==> flow/design.v <==
module pc(
    input clk,
    input reset,
    input pcwrite,
    input [7:0] next_pc,
    output reg [7:0] pc
);
    always @ (posedge clk or posedge reset) begin
        if (reset) begin
            pc <= 8'b0;
        end
        else if (pcwrite) begin
            pc <= next_pc;
        end
    end
endmodule
module IF_ID (
    input clk,
    input reset,
    input [18:0] IF_instruction,
    input IF_IDwrite,
    input [7:0] IF_pc_plus_one,
    output reg [7:0] ID_pc_plus_one,
    output reg [18:0] ID_instruction,
    output reg ID_valid
);
    always @(posedge clk or posedge reset) begin
        if (reset) begin
            ID_valid <= 1'b0;
        end
        else if (IF_IDwrite) begin
            ID_valid <= 1'b1;
        end
    end
    always @(posedge clk) begin
        if (IF_IDwrite) begin
            ID_instruction <= IF_instruction;
            ID_pc_plus_one <= IF_pc_plus_one;
        end
    end
endmodule
module control(
    input [4:0] opcode,
    input hazard,
    output reg ID_branch,
    output reg ID_regwrite,
    output reg ID_memtoreg,
    output reg ID_memread,
    output reg ID_memwrite,
    output reg ID_alusrc,
    output reg ID_aluop,
    output reg ID_regdist,
    output reg ID_branchtype,
    output reg ID_push,
    output reg ID_pop,
    output reg ID_ret,
    output reg ID_jump
);
    always @(*) begin
        ID_branch = 1'b0;
        ID_regwrite = 1'b0;
        ID_memtoreg = 1'b0;
        ID_memread = 1'b0;
        ID_memwrite = 1'b0;
        ID_alusrc = 1'b0;
        ID_aluop = 1'b0;
        ID_regdist = 1'b0;
        ID_branchtype = 1'b0;
        ID_push = 1'b0;
        ID_pop = 1'b0;
        ID_ret = 1'b0;
        ID_jump = 1'b0;
        if (!hazard) begin
            case (opcode)
                5'd0: begin
                    ID_regdist = 1'b1;
                    ID_regwrite = 1'b1;
                end
                5'd1: begin
                    ID_regdist = 1'b1;
                    ID_regwrite = 1'b1;
                end
                5'd2: begin
                    ID_jump = 1'b1;
                end
                5'd3: begin
                    ID_branch = 1'b1;
                    ID_branchtype = 1'b0;
                end
                5'd4: begin
                    ID_branch = 1'b1;
                    ID_branchtype = 1'b1;
                end
                5'd5: begin
                    ID_push = 1'b1;
                    ID_jump = 1'b1;
                    ID_regdist = 1'b1;
                    ID_regwrite = 1'b1;
                    ID_alusrc = 1'b1;
                end
                5'd6: begin
                    ID_pop = 1'b1;
                    ID_ret = 1'b1;
                    ID_regdist = 1'b1;
                    ID_regwrite = 1'b1;
                    ID_alusrc = 1'b1;
                end
                5'd7: begin
                    ID_memread = 1'b1;
                    ID_memtoreg = 1'b1;
                    ID_regwrite = 1'b1;
                    ID_alusrc = 1'b1;
                end
                5'd8: begin
                    ID_memwrite = 1'b1;
                    ID_alusrc = 1'b1;
                end
                5'd9: begin
                    ID_regwrite = 1'b1;
                end
                5'd10: begin
                    ID_regwrite = 1'b1;
                    ID_alusrc = 1'b1;
                end
                default: begin
                end
            endcase
        end
    end
endmodule
module reg_file(
    input clk,
    input reset,
    input WB_regwrite,
    input ID_push,
    input ID_pop,
    input [2:0] rs1,
    input [2:0] rs2,
    input [2:0] ws,
    input [18:0] wd,
    output reg [18:0] ID_rd1,
    output reg [18:0] ID_rd2,
    output [2:0] sp
);
    integer i;
    reg [2:0] SP;
    reg [18:0] register_file[0:7];
    assign sp = SP;
    always @(*) begin
        if (WB_regwrite && (ws == rs1))
            ID_rd1 = wd;
        else
            ID_rd1 = register_file[rs1];
        if (WB_regwrite && (ws == rs2))
            ID_rd2 = wd;
        else
            ID_rd2 = register_file[rs2];
    end
    always @(posedge clk or posedge reset) begin
        if (reset) begin
            for (i=0;i<8;i=i+1) begin
                register_file[i] <= 19'd0;
            end
            SP <= 3'd7;
        end else begin
            if (WB_regwrite) begin
                register_file[ws] <= wd;
            end
            if (ID_push) begin
                SP <= SP - 3'd1;
            end
            else if (ID_pop) begin
                SP <= SP + 3'd1;
            end
        end
    end
endmodule
module comparator (
    input [18:0] ID_rd1,
    input [18:0] ID_rd2,
    output reg zero
);
    always @(*) begin
        if (ID_rd1 == ID_rd2) begin
            zero = 1'b1;
        end
        else begin
            zero = 1'b0;
        end
    end
endmodule
module ID_EX(
    input clk,
    input reset,
    input [4:0] ID_opcode,
    input ID_regwrite,
    input ID_memtoreg,
    input ID_memread,
    input ID_memwrite,
    input ID_alusrc,
    input ID_aluop,
    input ID_regdist,
    input [7:0] ID_immediate,
    input [2:0] ID_rs,
    input [2:0] ID_rt,
    input [2:0] ID_rd,
    input [18:0] ID_rd1,
    input [18:0] ID_rd2,
    output reg [4:0] EX_opcode,
    output reg EX_regwrite,
    output reg EX_memtoreg,
    output reg EX_memread,
    output reg EX_memwrite,
    output reg EX_alusrc,
    output reg EX_aluop,
    output reg EX_regdist,
    output reg [7:0] EX_immediate,
    output reg [2:0] EX_rs,
    output reg [2:0] EX_rt,
    output reg [2:0] EX_rd,
    output reg [18:0] EX_rd1,
    output reg [18:0] EX_rd2
);
    always @(posedge clk or posedge reset) begin
        if (reset) begin
            EX_regwrite <= 1'b0;
            EX_memread <= 1'b0;
            EX_memwrite <= 1'b0;
        end
        else begin
            EX_regwrite <= ID_regwrite;
            EX_memread <= ID_memread;
            EX_memwrite <= ID_memwrite;
        end
    end
    always @(posedge clk) begin
        EX_opcode <= ID_opcode;
        EX_memtoreg <= ID_memtoreg;
        EX_alusrc <= ID_alusrc;
        EX_aluop <= ID_aluop;
        EX_regdist <= ID_regdist;
        EX_immediate <= ID_immediate;
        EX_rs <= ID_rs;
        EX_rt <= ID_rt;
        EX_rd <= ID_rd;
        EX_rd1 <= ID_rd1;
        EX_rd2 <= ID_rd2;
    end
endmodule
module alu_mux(
    input [1:0] sel,
    input [18:0] EX_data,
    input [18:0] MEM_data,
    input [18:0] WB_data,
    output reg [18:0] in
);
    always @(*) begin
        case (sel)
            2'b00 : in = EX_data;
            2'b01 : in = MEM_data;
            2'b10 : in = WB_data;
            default: in = 19'd0;
        endcase
    end
endmodule
module alu_control (
    input [4:0] opcode,
    input [4:0] funct,
    output reg [4:0] operation
);
    always @(*) begin
        case (opcode)
            5'd0: operation = funct;
            5'd1: operation = funct;
            5'd9: operation = funct;
            5'd10: operation = 5'd12;
            5'd8: operation = 5'd12;
            5'd7: operation = 5'd12;
            5'd5: operation = 5'd12;
            5'd6: operation = 5'd12;
            default: operation = 5'd0;
        endcase
    end
endmodule
module alu (
    input [18:0] in1,
    input [18:0] in2,
    input [4:0] alu_ctrl,
    output reg [18:0] EX_out
);
    always @(*) begin
        case (alu_ctrl)
            5'd0: EX_out = in1 + in2;
            5'd1: EX_out = in1 - in2;
            5'd2: EX_out = in1 * in2;
            5'd3: EX_out = (in2 == 19'd0) ? 19'd0 : in1 / in2;
            5'd4: EX_out = in1 + 1;
            5'd5: EX_out = in1 - 1;
            5'd6: EX_out = in1 & in2;
            5'd7: EX_out = in1 | in2;
            5'd8: EX_out = in1 ^ in2;
            5'd9: EX_out = ~in1;
            5'd10: EX_out = in1 ^ 19'b0011001010111010110;  
            5'd11: EX_out = in1 ^ 19'b0011001010111010110;
            5'd12: EX_out = in2;
            default: EX_out = 19'd0;
        endcase
    end
endmodule
module EX_MEM (
    input clk,
    input reset,
    input EX_regwrite,
    input EX_memtoreg,
    input EX_memread,
    input EX_memwrite,
    input [18:0] EX_out,
    input [18:0] EX_wdata,
    input [2:0] EX_rd,
    output reg MEM_regwrite,
    output reg MEM_memtoreg,
    output reg MEM_memread,
    output reg MEM_memwrite,
    output reg [18:0] MEM_out,
    output reg [18:0] MEM_wdata,
    output reg [2:0] MEM_rd
);
    always @(posedge clk or posedge reset) begin
        if (reset) begin
            MEM_regwrite <= 1'b0;
            MEM_memread <= 1'b0;
            MEM_memwrite <= 1'b0;
        end
        else begin
            MEM_regwrite <= EX_regwrite;
            MEM_memread <= EX_memread;
            MEM_memwrite <= EX_memwrite;
        end
    end
    always @(posedge clk) begin
        MEM_memtoreg <= EX_memtoreg;
        MEM_out <= EX_out;
        MEM_wdata <= EX_wdata;
        MEM_rd <= EX_rd;
    end
endmodule
module MEM_WB (
    input clk,
    input reset,
    input MEM_regwrite,
    input MEM_memtoreg,
    input [18:0] MEM_rdata,
    input [18:0] MEM_out,
    input [2:0] MEM_rd,
    output reg WB_regwrite,
    output reg WB_memtoreg,
    output reg [18:0] WB_rdata,
    output reg [18:0] WB_out,
    output reg [2:0] WB_rd
);
always @(posedge clk or posedge reset) begin
    if (reset) begin
        WB_regwrite <= 1'b0;
    end
    else begin
        WB_regwrite <= MEM_regwrite;
    end
end
always @(posedge clk) begin
    WB_memtoreg <= MEM_memtoreg;
    WB_rdata <= MEM_rdata;
    WB_out <= MEM_out;
    WB_rd <= MEM_rd;
end
endmodule
module forwarding_unit (
    input [2:0] EX_rs,
	input [2:0] EX_rt,
	input [2:0] MEM_rd,
	input [2:0] WB_rd,
	input MEM_regwrite,
	input WB_regwrite,
	output reg [1:0] mux_in1,
	output reg [1:0] mux_in2
);
    always @ (*) begin
	    mux_in1 = 2'b00;
		mux_in2 = 2'b00;
		if ((MEM_rd == EX_rs) && (MEM_regwrite)) begin
		    mux_in1 =2'b01;
		end
		if ((MEM_rd == EX_rt) && (MEM_regwrite)) begin
		    mux_in2 =2'b01;
		end
		if (((WB_rd == EX_rs) && (WB_regwrite)) && ~((MEM_rd == EX_rs) && (MEM_regwrite))) begin
            mux_in1 = 2'b10;
        end
		if (((WB_rd == EX_rt) && (WB_regwrite)) && ~((MEM_rd == EX_rt) && (MEM_regwrite))) begin
            mux_in2 = 2'b10;
        end
	end 
endmodule
module hazard_detection(
    input reset,
    input EX_memread,
    input [2:0] EX_rt,
    input [2:0] ID_rt,
    input [2:0] ID_rs,
    input ID_reads_early,
    input [2:0] ID_ra1,
    input [2:0] ID_ra2,
    input EX_regwrite,
    input [2:0] EX_dest,
    input MEM_regwrite,
    input [2:0] MEM_rd,
    output reg hazard,
    output reg IF_IDwrite,
    output reg PCwrite
);
    wire early_hazard;
    assign early_hazard = ID_reads_early &&
        ((EX_regwrite && ((EX_dest == ID_ra1) || (EX_dest == ID_ra2))) ||
         (MEM_regwrite && ((MEM_rd == ID_ra1) || (MEM_rd == ID_ra2))));
    always @ (*) begin
        if (reset) begin
            hazard = 1'b0;
            IF_IDwrite = 1'b1;
            PCwrite = 1'b1;
        end
        else if ((EX_memread && ((EX_rt == ID_rt) || (EX_rt == ID_rs))) || early_hazard) begin
            hazard = 1'b1;
            IF_IDwrite = 1'b0;
            PCwrite = 1'b0;
        end
        else begin
            hazard = 1'b0;
            IF_IDwrite = 1'b1;
            PCwrite = 1'b1;
        end
    end
endmodule
module cpu(
    input clk,
    input reset,
    output [7:0] imem_addr,
    input [18:0] imem_data,
    output [7:0] dmem_addr,
    output [18:0] dmem_wdata,
    output dmem_we,
    input [18:0] dmem_rdata,
    output rf_we,
    output [2:0] rf_waddr,
    output [18:0] rf_wdata
);
    wire [7:0] ret_mux_pc;
    wire [7:0] pc;
    wire pcwrite;
    wire IF_IDwrite;
    wire hazard;
    wire WB_regwrite;
    pc pc_cpu (
        .clk(clk),
        .reset(reset),
        .pcwrite(pcwrite),
        .next_pc(ret_mux_pc),
        .pc(pc)
    );
    wire [18:0] IF_instruction;
    assign imem_addr = pc;
    assign IF_instruction = imem_data;
    wire [7:0] IF_pc_plus_one;
    assign IF_pc_plus_one = pc + 8'd1;
    wire [7:0] ID_pc_plus_one;
    wire [18:0] ID_instruction;
    wire ID_valid;
    wire branch_signal;
    IF_ID IF_ID_cpu (
        .clk(clk),
        .reset(reset),
        .IF_instruction(IF_instruction),
        .IF_IDwrite(IF_IDwrite),
        .IF_pc_plus_one(IF_pc_plus_one),
        .ID_pc_plus_one(ID_pc_plus_one),
        .ID_instruction(ID_instruction),
        .ID_valid(ID_valid)
    );
    wire ID_branch, ID_regwrite, ID_memtoreg, ID_memread, ID_memwrite, ID_alusrc, ID_aluop;
    wire ID_regdist, ID_branchtype, ID_push, ID_pop, ID_ret, ID_jump;
    control control_cpu(
        .opcode(ID_instruction[18:14]),
        .hazard(hazard | ~ID_valid),
        .ID_branch(ID_branch),
        .ID_regwrite(ID_regwrite),
        .ID_memtoreg(ID_memtoreg),
        .ID_memread(ID_memread),
        .ID_memwrite(ID_memwrite),
        .ID_alusrc(ID_alusrc),
        .ID_aluop(ID_aluop),
        .ID_regdist(ID_regdist),
        .ID_branchtype(ID_branchtype),
        .ID_push(ID_push),
        .ID_pop(ID_pop),
        .ID_ret(ID_ret),
        .ID_jump(ID_jump)
    );
    wire [18:0] wd;
    wire [18:0] ID_rd1, ID_rd2;
    wire [2:0] ws;
    wire [2:0] sp;
    wire ID_is_ret = (ID_instruction[18:14] == 5'd6);
    wire ID_is_call = (ID_instruction[18:14] == 5'd5);
    wire [2:0] ID_ra1 = ID_is_ret ? (sp + 3'd1) : ID_instruction[13:11];
    wire [2:0] ID_ra2 = ID_instruction[10:8];
    reg_file reg_file_cpu(
        .clk(clk),
        .reset(reset),
        .WB_regwrite(WB_regwrite),
        .ID_push(ID_push),
        .ID_pop(ID_pop),
        .rs1(ID_ra1),
        .rs2(ID_ra2),
        .ws(ws),
        .wd(wd),
        .ID_rd1(ID_rd1),
        .ID_rd2(ID_rd2),
        .sp(sp)
    );
    wire zero;
    comparator comparator_cpu(
        .ID_rd1(ID_rd1),
        .ID_rd2(ID_rd2),
        .zero(zero)
    );
    wire zero_flag;
    assign zero_flag = (ID_branchtype) ? ~zero : zero;
    assign branch_signal = ID_branch && zero_flag;
    wire [7:0] branch_mux_pc;
    assign branch_mux_pc = (branch_signal) ? ID_instruction[7:0] : IF_pc_plus_one;
    wire [7:0] jump_mux_pc;
    assign jump_mux_pc = (ID_jump) ? ID_instruction[7:0] : branch_mux_pc;
    assign ret_mux_pc = (ID_ret) ? ID_rd1[7:0] : jump_mux_pc;
    wire [7:0] ID_immediate = ID_is_call ? ID_pc_plus_one :
                              (ID_is_ret ? 8'd0 : ID_instruction[7:0]);
    wire [2:0] ID_rd = ID_is_call ? sp :
                       (ID_is_ret ? (sp + 3'd1) : ID_instruction[7:5]);
    wire EX_regwrite, EX_memtoreg, EX_memread, EX_memwrite, EX_alusrc, EX_aluop, EX_regdist;
    wire [7:0] EX_immediate;
    wire [2:0] EX_rs, EX_rt, EX_rd;
    wire [18:0] EX_rd1, EX_rd2;
    wire [4:0] EX_opcode;
    ID_EX ID_EX_cpu(
        .clk(clk),
        .reset(reset),
        .ID_opcode(ID_instruction[18:14]),
        .ID_regwrite(ID_regwrite),
        .ID_memtoreg(ID_memtoreg),
        .ID_memread(ID_memread),
        .ID_memwrite(ID_memwrite),
        .ID_alusrc(ID_alusrc),
        .ID_aluop(ID_aluop),
        .ID_regdist(ID_regdist),
        .ID_immediate(ID_immediate),
        .ID_rs(ID_instruction[13:11]),
        .ID_rt(ID_instruction[10:8]),
        .ID_rd(ID_rd),
        .ID_rd1(ID_rd1),
        .ID_rd2(ID_rd2),
        .EX_opcode(EX_opcode),
        .EX_regwrite(EX_regwrite),
        .EX_memtoreg(EX_memtoreg),
        .EX_memread(EX_memread),
        .EX_memwrite(EX_memwrite),
        .EX_alusrc(EX_alusrc),
        .EX_aluop(EX_aluop),
        .EX_regdist(EX_regdist),
        .EX_immediate(EX_immediate),
        .EX_rs(EX_rs),
        .EX_rt(EX_rt),
        .EX_rd(EX_rd),
        .EX_rd1(EX_rd1),
        .EX_rd2(EX_rd2)
    );
    wire [1:0] sel1, sel2;
    wire [18:0] in1, EX_in2_mux, in2;
    wire [18:0] MEM_out;
    alu_mux alu_mux_in1(
        .sel(sel1),
        .EX_data(EX_rd1),
        .MEM_data(MEM_out),
        .WB_data(wd),
        .in(in1)
    );
    alu_mux alu_mux_in2(
        .sel(sel2),
        .EX_data(EX_rd2),
        .MEM_data(MEM_out),
        .WB_data(wd),
        .in(EX_in2_mux)
    );
    wire [18:0] extended_EX_immediate;
    assign extended_EX_immediate = { 11'b0, EX_immediate};
    assign in2 = (EX_alusrc) ? extended_EX_immediate : EX_in2_mux;
    wire [4:0] alu_ctrl;
    alu_control alu_control_cpu(
        .opcode(EX_opcode),
        .funct(EX_immediate[4:0]),
        .operation(alu_ctrl)
    );
    wire [18:0] EX_out;
    alu alu_cpu(
        .in1(in1),
        .in2(in2),
        .alu_ctrl(alu_ctrl),
        .EX_out(EX_out)
    );
    wire [2:0] EX_rd_muxed;
    assign EX_rd_muxed = (EX_regdist) ? EX_rd : EX_rt;
    wire MEM_regwrite, MEM_memtoreg, MEM_memread, MEM_memwrite;
    wire [18:0] MEM_wdata;
    wire [2:0] MEM_rd;
    EX_MEM EX_MEM_cpu (
        .clk(clk),
        .reset(reset),
        .EX_regwrite(EX_regwrite),
        .EX_memtoreg(EX_memtoreg),
        .EX_memread(EX_memread),
        .EX_memwrite(EX_memwrite),
        .EX_out(EX_out),
        .EX_wdata(EX_in2_mux),
        .EX_rd(EX_rd_muxed),
        .MEM_regwrite(MEM_regwrite),
        .MEM_memtoreg(MEM_memtoreg),
        .MEM_memread(MEM_memread),
        .MEM_memwrite(MEM_memwrite),
        .MEM_out(MEM_out),
        .MEM_wdata(MEM_wdata),
        .MEM_rd(MEM_rd)
    );
    wire [18:0] MEM_rdata;
    assign dmem_addr = MEM_out[7:0];
    assign dmem_wdata = MEM_wdata;
    assign dmem_we = MEM_memwrite;
    assign MEM_rdata = dmem_rdata;
    wire WB_memtoreg;
    wire [18:0] WB_rdata, WB_out;
    wire [2:0] WB_rd;
    MEM_WB MEM_WB_cpu(
        .clk(clk),
        .reset(reset),
        .MEM_regwrite(MEM_regwrite),
        .MEM_memtoreg(MEM_memtoreg),
        .MEM_rdata(MEM_rdata),
        .MEM_out(MEM_out),
        .MEM_rd(MEM_rd),
        .WB_regwrite(WB_regwrite),
        .WB_memtoreg(WB_memtoreg),
        .WB_rdata(WB_rdata),
        .WB_out(WB_out),
        .WB_rd(WB_rd)
    );
    assign ws = WB_rd;
    assign wd = (WB_memtoreg) ? WB_rdata : WB_out;
    assign rf_we = WB_regwrite;
    assign rf_waddr = WB_rd;
    assign rf_wdata = wd;
    forwarding_unit forwarding_unit_cpu(
        .EX_rs(EX_rs),
        .EX_rt(EX_rt),
        .MEM_rd(MEM_rd),
        .WB_rd(WB_rd),
        .MEM_regwrite(MEM_regwrite),
        .WB_regwrite(WB_regwrite),
        .mux_in1(sel1),
        .mux_in2(sel2)
    );
    wire ID_reads_early = ID_valid && ((ID_instruction[18:14] == 5'd3) ||
                          (ID_instruction[18:14] == 5'd4) || ID_is_ret);
    hazard_detection hazard_detection_cpu(
        .reset(reset),
        .EX_memread(EX_memread),
        .EX_rt(EX_rt),
        .ID_rs(ID_instruction[13:11]),
        .ID_rt(ID_instruction[10:8]),
        .ID_reads_early(ID_reads_early),
        .ID_ra1(ID_ra1),
        .ID_ra2(ID_ra2),
        .EX_regwrite(EX_regwrite),
        .EX_dest(EX_rd_muxed),
        .MEM_regwrite(MEM_regwrite),
        .MEM_rd(MEM_rd),
        .hazard(hazard),
        .IF_IDwrite(IF_IDwrite),
        .PCwrite(pcwrite)
    );
endmodule
Ticket comment

-- From RTL to reports: cpu
Module cpu before and after one edit of its RTL, step after step.
Lines under "before" count in the file above, lines under "after" in the edited file.
"change" is "after" less "before", of the values as shown.
Cell names lack the library's common part.
A cell with - has no value.
- top: cpu
- clock input: clk
- standard-cell library: sky130hd
- timing corner: tt_025C_1v80

-- Edit of the RTL
Unified diff, file above to edited file.
This change comes from a script, not from a designer. The edited design behaves differently; no optimisation was intended.
begin of diff
@@ -428,5 +428,5 @@
             PCwrite = 1'b1;
         end
-        else if ((EX_memread && ((EX_rt == ID_rt) || (EX_rt == ID_rs))) || early_hazard) begin
+        else if ((EX_memread && ((EX_rt == ID_rt) || (EX_rt >= ID_rs))) || early_hazard) begin
             hazard = 1'b1;
             IF_IDwrite = 1'b0;
end of diff

-- Elaborated design
Yosys after proc, flatten, opt, wreduce and memory -nomap, before mapping. Print and check cells are not counted. Equal cells are merged and count once.
Memory sizes are those after Yosys's memory passes, which may raise the word count (mostly to a power of two), join words into wider ones and drop unused or constant bits.
- storage and ports (what ; before ; after ; change):
    bits in read-only memories ; 192 ; 192 ; 0
    clocked read ports x word width ; 12 ; 12 ; 0
    input port bits ; 40 ; 40 ; 0
    register bits ; 344 ; 344 ; 0
    output and inout bits ; 59 ; 59 ; 0
    memories kept ; 1 ; 1 ; 0
- memories (what ; before ; after):
    words x width with read and write ports ; 16x12 r1 w0 ; 16x12 r1 w0
- cells by class (what ; before ; after ; change):
    $mul ; 1 ; 1 ; 0
    bitwise gates (word level) ; 10 ; 10 ; 0
    div/mod/pow operators ; 1 ; 1 ; 0
    add/subtract/negate cells ; 7 ; 7 ; 0
    equality and inequality tests ; 61 ; 60 ; -1
    muxes and demuxes ; 43 ; 43 ; 0
    order comparisons ; 0 ; 1 ; +1
    reductions and logical operators ; 42 ; 42 ; 0
- operators with widths (operator ; before ; after ; change):
    == test 3 bit ; 12 ; 11 ; -1
    >= comparator 3 bit ; 0 ; 1 ; +1
    two-way mux 1 bit ; 17 ; 17 ; 0
    logical AND 1 bit ; 14 ; 14 ; 0
    == test 3 bit (second input constant) ; 12 ; 12 ; 0
    == test 5 x 3 -> 1 bit (second input constant) ; 10 ; 10 ; 0
    == test 5 x 4 -> 1 bit (second input constant) ; 8 ; 8 ; 0
    AND reduction 2 bit ; 8 ; 8 ; 0
    logical OR 1 bit ; 7 ; 7 ; 0
    == test 3 x 2 -> 1 bit (second input constant) ; 6 ; 6 ; 0
    two-way mux 3 bit ; 6 ; 6 ; 0
    two-way mux 19 bit ; 5 ; 5 ; 0
    two-way mux 8 bit ; 5 ; 5 ; 0
    NOT 1 bit ; 4 ; 4 ; 0
    == test 3 x 1 -> 1 bit (second input constant) ; 3 ; 3 ; 0
    == test 5 x 2 -> 1 bit (second input constant) ; 3 ; 3 ; 0
    logical NOT 3 bit ; 3 ; 3 ; 0
    == test 2 x 1 -> 1 bit (second input constant) ; 2 ; 2 ; 0
    == test 2 bit (second input constant) ; 2 ; 2 ; 0
    == test 5 x 1 -> 1 bit (second input constant) ; 2 ; 2 ; 0
    logical NOT 2 bit ; 2 ; 2 ; 0
    logical NOT 5 bit ; 2 ; 2 ; 0
    two-way mux 2 bit ; 2 ; 2 ; 0
    case mux 19 bit (select 3 bit) ; 2 ; 2 ; 0
    case mux 19 bit (select 8 bit) ; 2 ; 2 ; 0
    OR reduction 2 bit ; 2 ; 2 ; 0
    adder 19 x 1 -> 19 bit (second input constant) ; 1 ; 1 ; 0
    adder 19 bit ; 1 ; 1 ; 0
The list need not be complete.

-- Longest topological paths
Yosys ltp: most cells in a row. Word level: on the elaborated netlist, between registers, memories and ports. Mapped: between sequential cells and ports; inverters and the memories' decode and read muxes count.
- depth (what ; before ; after ; change):
    depth after elaboration ; 17 ; 17 ; 0
    ABC_AREA ; 0 ; 0 ; -
    mapped depth ; 211 ; 207 ; -4
    gate-level depth less buffers ; 194 ; 185 ; -9

-- After synthesis
Yosys stat after the flow's synthesis: flattened, memories mapped to cells. It holds for the ABC_AREA given above (unset counts as 0); a run with the other value may have another netlist.
- cell types (cell type ; before ; after ; change):
    a21oi_1 ; 250 ; 295 ; +45
    nor2_1 ; 439 ; 480 ; +41
    o21ai_0 ; 309 ; 286 ; -23
    a211oi_1 ; 27 ; 46 ; +19
    nand4_1 ; 27 ; 44 ; +17
    xnor2_1 ; 142 ; 126 ; -16
    mux2i_1 ; 75 ; 90 ; +15
    buf_2 ; 7 ; 22 ; +15
    o22ai_1 ; 22 ; 36 ; +14
    o21ai_1 ; 8 ; 20 ; +12
    nand2_1 ; 394 ; 405 ; +11
    nand3_1 ; 108 ; 97 ; -11
    nor2b_1 ; 20 ; 31 ; +11
    xor2_1 ; 44 ; 54 ; +10
    or3_1 ; 27 ; 37 ; +10
    o21a_1 ; 81 ; 72 ; -9
    o221ai_1 ; 38 ; 29 ; -9
    a222oi_1 ; 4 ; 13 ; +9
The list need not be complete.
- mapped netlist (what ; before ; after ; change):
    synthesis area (µm²) ; 33573.4 ; 35228.8 ; +1655.4
    standard cells after synthesis ; 4131 ; 4392 ; +261
    sequential area (µm²) ; 8211.6 ; 8211.6 ; 0.0
    flip-flops ; 354 ; 354 ; 0
By module: a second synthesis without flattening, with its own total; a netlist apart from the flattened one above.
- unflattened totals (what ; before ; after ; change):
    cell total of the unflattened synthesis ; 3844 ; 3916 ; +72
    area (unflattened synthesis) (µm²) ; 34346.7 ; 34370.5 ; +23.8
Each row is one instance without its submodules.
- by module, before (module ; cells ; instances ; sequential area (µm²) ; area (µm²)):
    alu ; 2491 ; 1 ; 0.0 ; 18212.5
    reg_file ; 802 ; 1 ; 3882.5 ; 8998.6
    ID_EX ; 68 ; 1 ; 1356.3 ; 1360.1
    cpu ; 132 ; 1 ; 0.0 ; 1018.5
    EX_MEM ; 46 ; 1 ; 915.9 ; 919.6
    MEM_WB ; 44 ; 1 ; 865.8 ; 869.6
    IF_ID ; 30 ; 1 ; 835.8 ; 845.8
    alu_mux ; 45 ; 2 ; 0.0 ; 415.4
    pc ; 18 ; 1 ; 200.2 ; 335.3
    control ; 35 ; 1 ; 0.0 ; 269.0
    hazard_detection ; 32 ; 1 ; 0.0 ; 241.5
    comparator ; 25 ; 1 ; 0.0 ; 210.2
    forwarding_unit ; 18 ; 1 ; 0.0 ; 152.6
    alu_control ; 13 ; 1 ; 0.0 ; 82.6
- by module, after (module ; cells ; instances ; sequential area (µm²) ; area (µm²)):
    alu ; 2558 ; 1 ; 0.0 ; 18186.2
    reg_file ; 802 ; 1 ; 3882.5 ; 8998.6
    ID_EX ; 68 ; 1 ; 1356.3 ; 1360.1
    cpu ; 132 ; 1 ; 0.0 ; 1018.5
    EX_MEM ; 46 ; 1 ; 915.9 ; 919.6
    MEM_WB ; 44 ; 1 ; 865.8 ; 869.6
    IF_ID ; 30 ; 1 ; 835.8 ; 845.8
    alu_mux ; 45 ; 2 ; 0.0 ; 415.4
    pc ; 18 ; 1 ; 200.2 ; 335.3
    hazard_detection ; 37 ; 1 ; 0.0 ; 291.5
    control ; 35 ; 1 ; 0.0 ; 269.0
    comparator ; 25 ; 1 ; 0.0 ; 210.2
    forwarding_unit ; 18 ; 1 ; 0.0 ; 152.6
    alu_control ; 13 ; 1 ; 0.0 ; 82.6

-- Timing after synthesis
Path of least setup slack by OpenSTA after synthesis, without wires, with an ideal clock, recovery checks aside; 20% of the period is set as input and as output delay. Where synthesis merged equal registers, the netlist keeps one of their names.
- timing post-synthesis (what ; before ; after ; change):
    path kind ; reg-to-reg ; reg-to-reg ; -
    start ; reg MEM_WB_cpu.WB_memtoreg ; reg MEM_WB_cpu.WB_memtoreg ; -
    end ; reg EX_MEM_cpu.MEM_out[0] ; reg EX_MEM_cpu.MEM_out[0] ; -
    clock period (ns) ; 38.0 ; 38.0 ; 0.0
    path buffers ; 19 ; 21 ; +2
    stages ; 204 ; 198 ; -6
    path slack (ns) ; -3.408 ; -1.243 ; +2.165
    required time (ns) ; 37.860 ; 37.872 ; +0.012
    arrival (ns) ; 41.268 ; 39.115 ; -2.153
    delay of the path (ns) ; 41.408 ; 39.243 ; -2.165
    launch time at the first pin (ns) ; 0.000 ; 0.000 ; 0.000
    setup time (ns) ; 0.140 ; 0.128 ; -0.012
    synthesis period reached (ns) ; 41.408 ; 39.243 ; -2.165
"delay of the path" is the arrival time less input delay plus setup time.
"stages" counts driving pins, that of a launching flip-flop among them; a cell with two outputs on the path counts twice.
"synthesis period reached" is the clock period less the worst setup slack; recovery checks do not enter. This is arithmetic on one report: input and output delays are still those of the set period (20% each).
Between the ends stands the longest chain of elaborated cells between them, by number of cells; it is not shown to be the way that was timed. Of several equally long chains one is given.
Each line given opens the expression or statement behind the cell; cells for indexed reads and writes are added by Yosys, which also makes memories of some case tables.
On the way, post-synthesis, before:
- cell sequence: dfxtp_1 buf_2 buf_2 mux2i_1 clkbuf_1 nor2_1 a21oi_1 o21ai_0 nor2_1 a21o_1 clkbuf_1 buf_1 ha_1 or2_2 nand3_1 nor2_1 mux2i_1 ha_1 (+168 left out) o21ai_1 clkbuf_1 mux2i_1 ha_1 nor2b_1 o21a_1 o21a_1 o21a_1 o21ai_0 nand2b_1 a21oi_1 o21a_1 o21ai_0 a211o_1 a21o_1 a21o_1 a21oi_1 o221ai_1
- cells in the longest elaborated chain: 6
- ends and longest elaborated chain, post-synthesis, before (what ; RTL line ; text):
    start: declaration ; 356 ; output reg WB_memtoreg,
    start: assignment ; 370 ; WB_memtoreg <= MEM_memtoreg;
    two-way mux 19 bit ; 662 ; assign wd = (WB_memtoreg) ? WB_rdata : WB_out;
    case mux 19 bit (select 3 bit) ; 258 ; case (sel)
    two-way mux 19 bit ; 602 ; assign in2 = (EX_alusrc) ? extended_EX_immediate : EX_in2_mux;
    divider 19 x 19 -> 19 bit ; 296 ; 5'd3: EX_out = (in2 == 19'd0) ? 19'd0 : in1 / in2;
    two-way mux 19 bit ; 296 ;
    case mux 19 bit (select 12 bit) ; 292 ; case (alu_ctrl)
    end: assignment ; 342 ; MEM_out <= EX_out;
    end: declaration ; 324 ; output reg [18:0] MEM_out,
Nets of the timed path that keep an RTL name, with a line that drives or declares them; the list need not be complete.
- named nets, post-synthesis, before (signal ; RTL line):
    EX_MEM_cpu.EX_wdata[0] ; 258
On the way, post-synthesis, after:
- cell sequence: dfxtp_1 buf_4 buf_4 mux2i_1 clkbuf_1 nor2_1 a21oi_1 o21ai_0 mux2i_1 clkbuf_1 ha_1 a41oi_1 a21oi_1 ha_1 a21oi_1 nor2_1 nand2_1 mux2i_1 (+162 left out) a21o_1 clkbuf_1 clkbuf_1 mux2i_1 ha_1 nor2b_1 o21a_1 o21a_1 o21a_1 o21a_1 o21a_1 o21a_1 o21a_1 o211ai_1 a21oi_1 o31a_1 nor4_1 o21ai_0
- cells in the longest elaborated chain: 6
- ends and longest elaborated chain, post-synthesis, after (what ; RTL line ; text):
    start: declaration ; 356 ; output reg WB_memtoreg,
    start: assignment ; 370 ; WB_memtoreg <= MEM_memtoreg;
    two-way mux 19 bit ; 662 ; assign wd = (WB_memtoreg) ? WB_rdata : WB_out;
    case mux 19 bit (select 3 bit) ; 258 ; case (sel)
    two-way mux 19 bit ; 602 ; assign in2 = (EX_alusrc) ? extended_EX_immediate : EX_in2_mux;
    divider 19 x 19 -> 19 bit ; 296 ; 5'd3: EX_out = (in2 == 19'd0) ? 19'd0 : in1 / in2;
    two-way mux 19 bit ; 296 ;
    case mux 19 bit (select 12 bit) ; 292 ; case (alu_ctrl)
    end: assignment ; 342 ; MEM_out <= EX_out;
    end: declaration ; 324 ; output reg [18:0] MEM_out,
- named nets, post-synthesis, after (signal ; RTL line):
    EX_MEM_cpu.EX_wdata[0] ; 258

-- Worst path after layout
Path of least setup slack in the final report of the runs of set A (OpenROAD, finished layout, wires in). Where an end is a register, its clock arrival counts in the times.
- timing after layout (what ; before ; after ; change):
    path kind ; reg-to-reg ; reg-to-reg ; -
    start ; reg MEM_WB_cpu.WB_rd[2] ; reg ID_EX_cpu.EX_rt[2] ; -
    end ; reg EX_MEM_cpu.MEM_out[0] ; reg EX_MEM_cpu.MEM_out[0] ; -
    path buffers ; 7 ; 11 ; +4
    stages ; 190 ; 183 ; -7
    clock period (ns) ; 38.0 ; 38.0 ; 0.0
    arrival (ns) ; 36.81 ; 36.73 ; -0.08
    required time (ns) ; 38.45 ; 38.45 ; 0.00
    path slack (ns) ; 1.64 ; 1.71 ; +0.07
    setup time (ns) ; 0.14 ; 0.15 ; +0.01
    launch time at the first pin (ns) ; 0.57 ; 0.57 ; 0.00
Between the ends stands the longest chain of elaborated cells between them, by number of cells; it is not shown to be the way that was timed. Of several equally long chains one is given.
On the way, after layout, before:
- cell sequence: dfxtp_4 xor2_4 nor4_4 buf_4 mux2_4 a221oi_4 inv_2 nor4_4 nand4_1 nor2_1 mux2i_1 ha_1 o21a_1 o21ai_1 or3_4 or2_4 mux2i_1 ha_1 (+154 left out) o21a_1 o21ai_4 mux2i_1 ha_1 nor2b_1 o21a_1 o21a_1 o21a_1 o21ai_1 nand2b_1 a21oi_1 o21a_1 o21ai_1 a211o_1 a21o_1 a21o_1 a21oi_2 o221ai_1
- cells in the longest elaborated chain: 10
- ends and longest elaborated chain, after layout, before (what ; RTL line ; text):
    start: declaration ; 359 ; output reg [2:0] WB_rd
    start: assignment ; 373 ; WB_rd <= MEM_rd;
    == test 3 bit ; 398 ; if (((WB_rd == EX_rt) && (WB_regwrite)) && ~((MEM_rd == EX_rt) && (MEM_regwrite))) begin
    logical AND 1 bit x2 ; 398 ;
    two-way mux 2 bit ; 398 ;
    == test 2 bit ; 258 ; case (sel)
    case mux 19 bit (select 3 bit) ; 258 ;
    two-way mux 19 bit ; 602 ; assign in2 = (EX_alusrc) ? extended_EX_immediate : EX_in2_mux;
    divider 19 x 19 -> 19 bit ; 296 ; 5'd3: EX_out = (in2 == 19'd0) ? 19'd0 : in1 / in2;
    two-way mux 19 bit ; 296 ;
    case mux 19 bit (select 12 bit) ; 292 ; case (alu_ctrl)
    end: assignment ; 342 ; MEM_out <= EX_out;
    end: declaration ; 324 ; output reg [18:0] MEM_out,
On the way, after layout, after:
- cell sequence: dfxtp_2 xnor2_2 buf_4 nand4_1 buf_6 nor2_1 a222oi_1 buf_4 a41oi_2 or3_4 nor3_2 a21oi_1 ha_1 a21oi_1 nor2_1 nand2_1 mux2i_2 ha_1 (+147 left out) o21ai_1 o211ai_1 a21o_1 mux2i_1 ha_1 nor2b_1 o21a_1 o21a_1 o21a_1 o21a_1 o21a_1 o21a_1 o21a_1 o211ai_1 a21oi_1 o31a_1 nor4_2 o21ai_0
- cells in the longest elaborated chain: 11
- ends and longest elaborated chain, after layout, after (what ; RTL line ; text):
    start: declaration ; 219 ; output reg [2:0] EX_rt,
    start: assignment ; 244 ; EX_rt <= ID_rt;
    == test 3 bit ; 398 ; if (((WB_rd == EX_rt) && (WB_regwrite)) && ~((MEM_rd == EX_rt) && (MEM_regwrite))) begin
    logical AND 1 bit ; 398 ;
    NOT 1 bit ; 398 ;
    logical AND 1 bit ; 398 ;
    two-way mux 2 bit ; 398 ;
    == test 2 bit ; 258 ; case (sel)
    case mux 19 bit (select 3 bit) ; 258 ;
    two-way mux 19 bit ; 602 ; assign in2 = (EX_alusrc) ? extended_EX_immediate : EX_in2_mux;
    divider 19 x 19 -> 19 bit ; 296 ; 5'd3: EX_out = (in2 == 19'd0) ? 19'd0 : in1 / in2;
    two-way mux 19 bit ; 296 ;
    case mux 19 bit (select 12 bit) ; 292 ; case (alu_ctrl)
    end: assignment ; 342 ; MEM_out <= EX_out;
    end: declaration ; 324 ; output reg [18:0] MEM_out,

-- Measured runs
Both versions went through the flow (Yosys, OpenROAD) with the same settings in each pair. Constraints: input delay and output delay 20% of the set period each, output load 0.01 pF.
Flow settings, set A:
- noted period_ns: 38.0
- CAP_MARGIN at 20
- CORE_MARGIN: 2
- CORE_UTILIZATION at 40
- SLEW_MARGIN: 20
- measured results, set A (what ; before ; after ; change):
    chip area in the Yosys report (µm²) ; 33573.4 ; 35228.8 ; +1655.4
    worst hold slack after layout (ns) ; 0.327 ; 0.335 ; +0.008
    die outline area (µm²) ; 86268.5 ; 90462.6 ; +4194.1
    achieved clock period (ns) ; 36.362 ; 36.286 ; -0.076
    lowest setup slack (ns) ; 1.638 ; 1.714 ; +0.076
    standard-cell area after routing (µm²) ; 39784.4 ; 41219.5 ; +1435.1
    summed negative setup slack (ns) ; 0.000 ; 0.000 ; 0.000
Flow settings, set B:
- CAP_MARGIN at 30
- CORE_ASPECT_RATIO: 0.83
- CORE_MARGIN: 2
- CORE_UTILIZATION at 36
- HOLD_SLACK_MARGIN: -0.03
- PLACE_DENSITY_LB_ADDON: 0.24
- noted SETUP_SLACK_MARGIN: 3.19
- SLEW_MARGIN: 10
- noted period_ns: 37.3
- measured results, set B (what ; before ; after ; change):
    chip area in the Yosys report (µm²) ; 33573.4 ; 35228.8 ; +1655.4
    worst hold slack after layout (ns) ; 0.329 ; 0.330 ; +0.001
    die outline area (µm²) ; 95729.0 ; 100387.0 ; +4658.0
    achieved clock period (ns) ; 35.833 ; 35.679 ; -0.154
    lowest setup slack (ns) ; 1.467 ; 1.621 ; +0.154
    standard-cell area after routing (µm²) ; 41751.3 ; 43733.2 ; +1981.9
    summed negative setup slack (ns) ; 0.000 ; 0.000 ; 0.000
"achieved clock period" means the clock period less the worst setup slack. The figure is calculated, with input and output delays left at 20% of the set period.
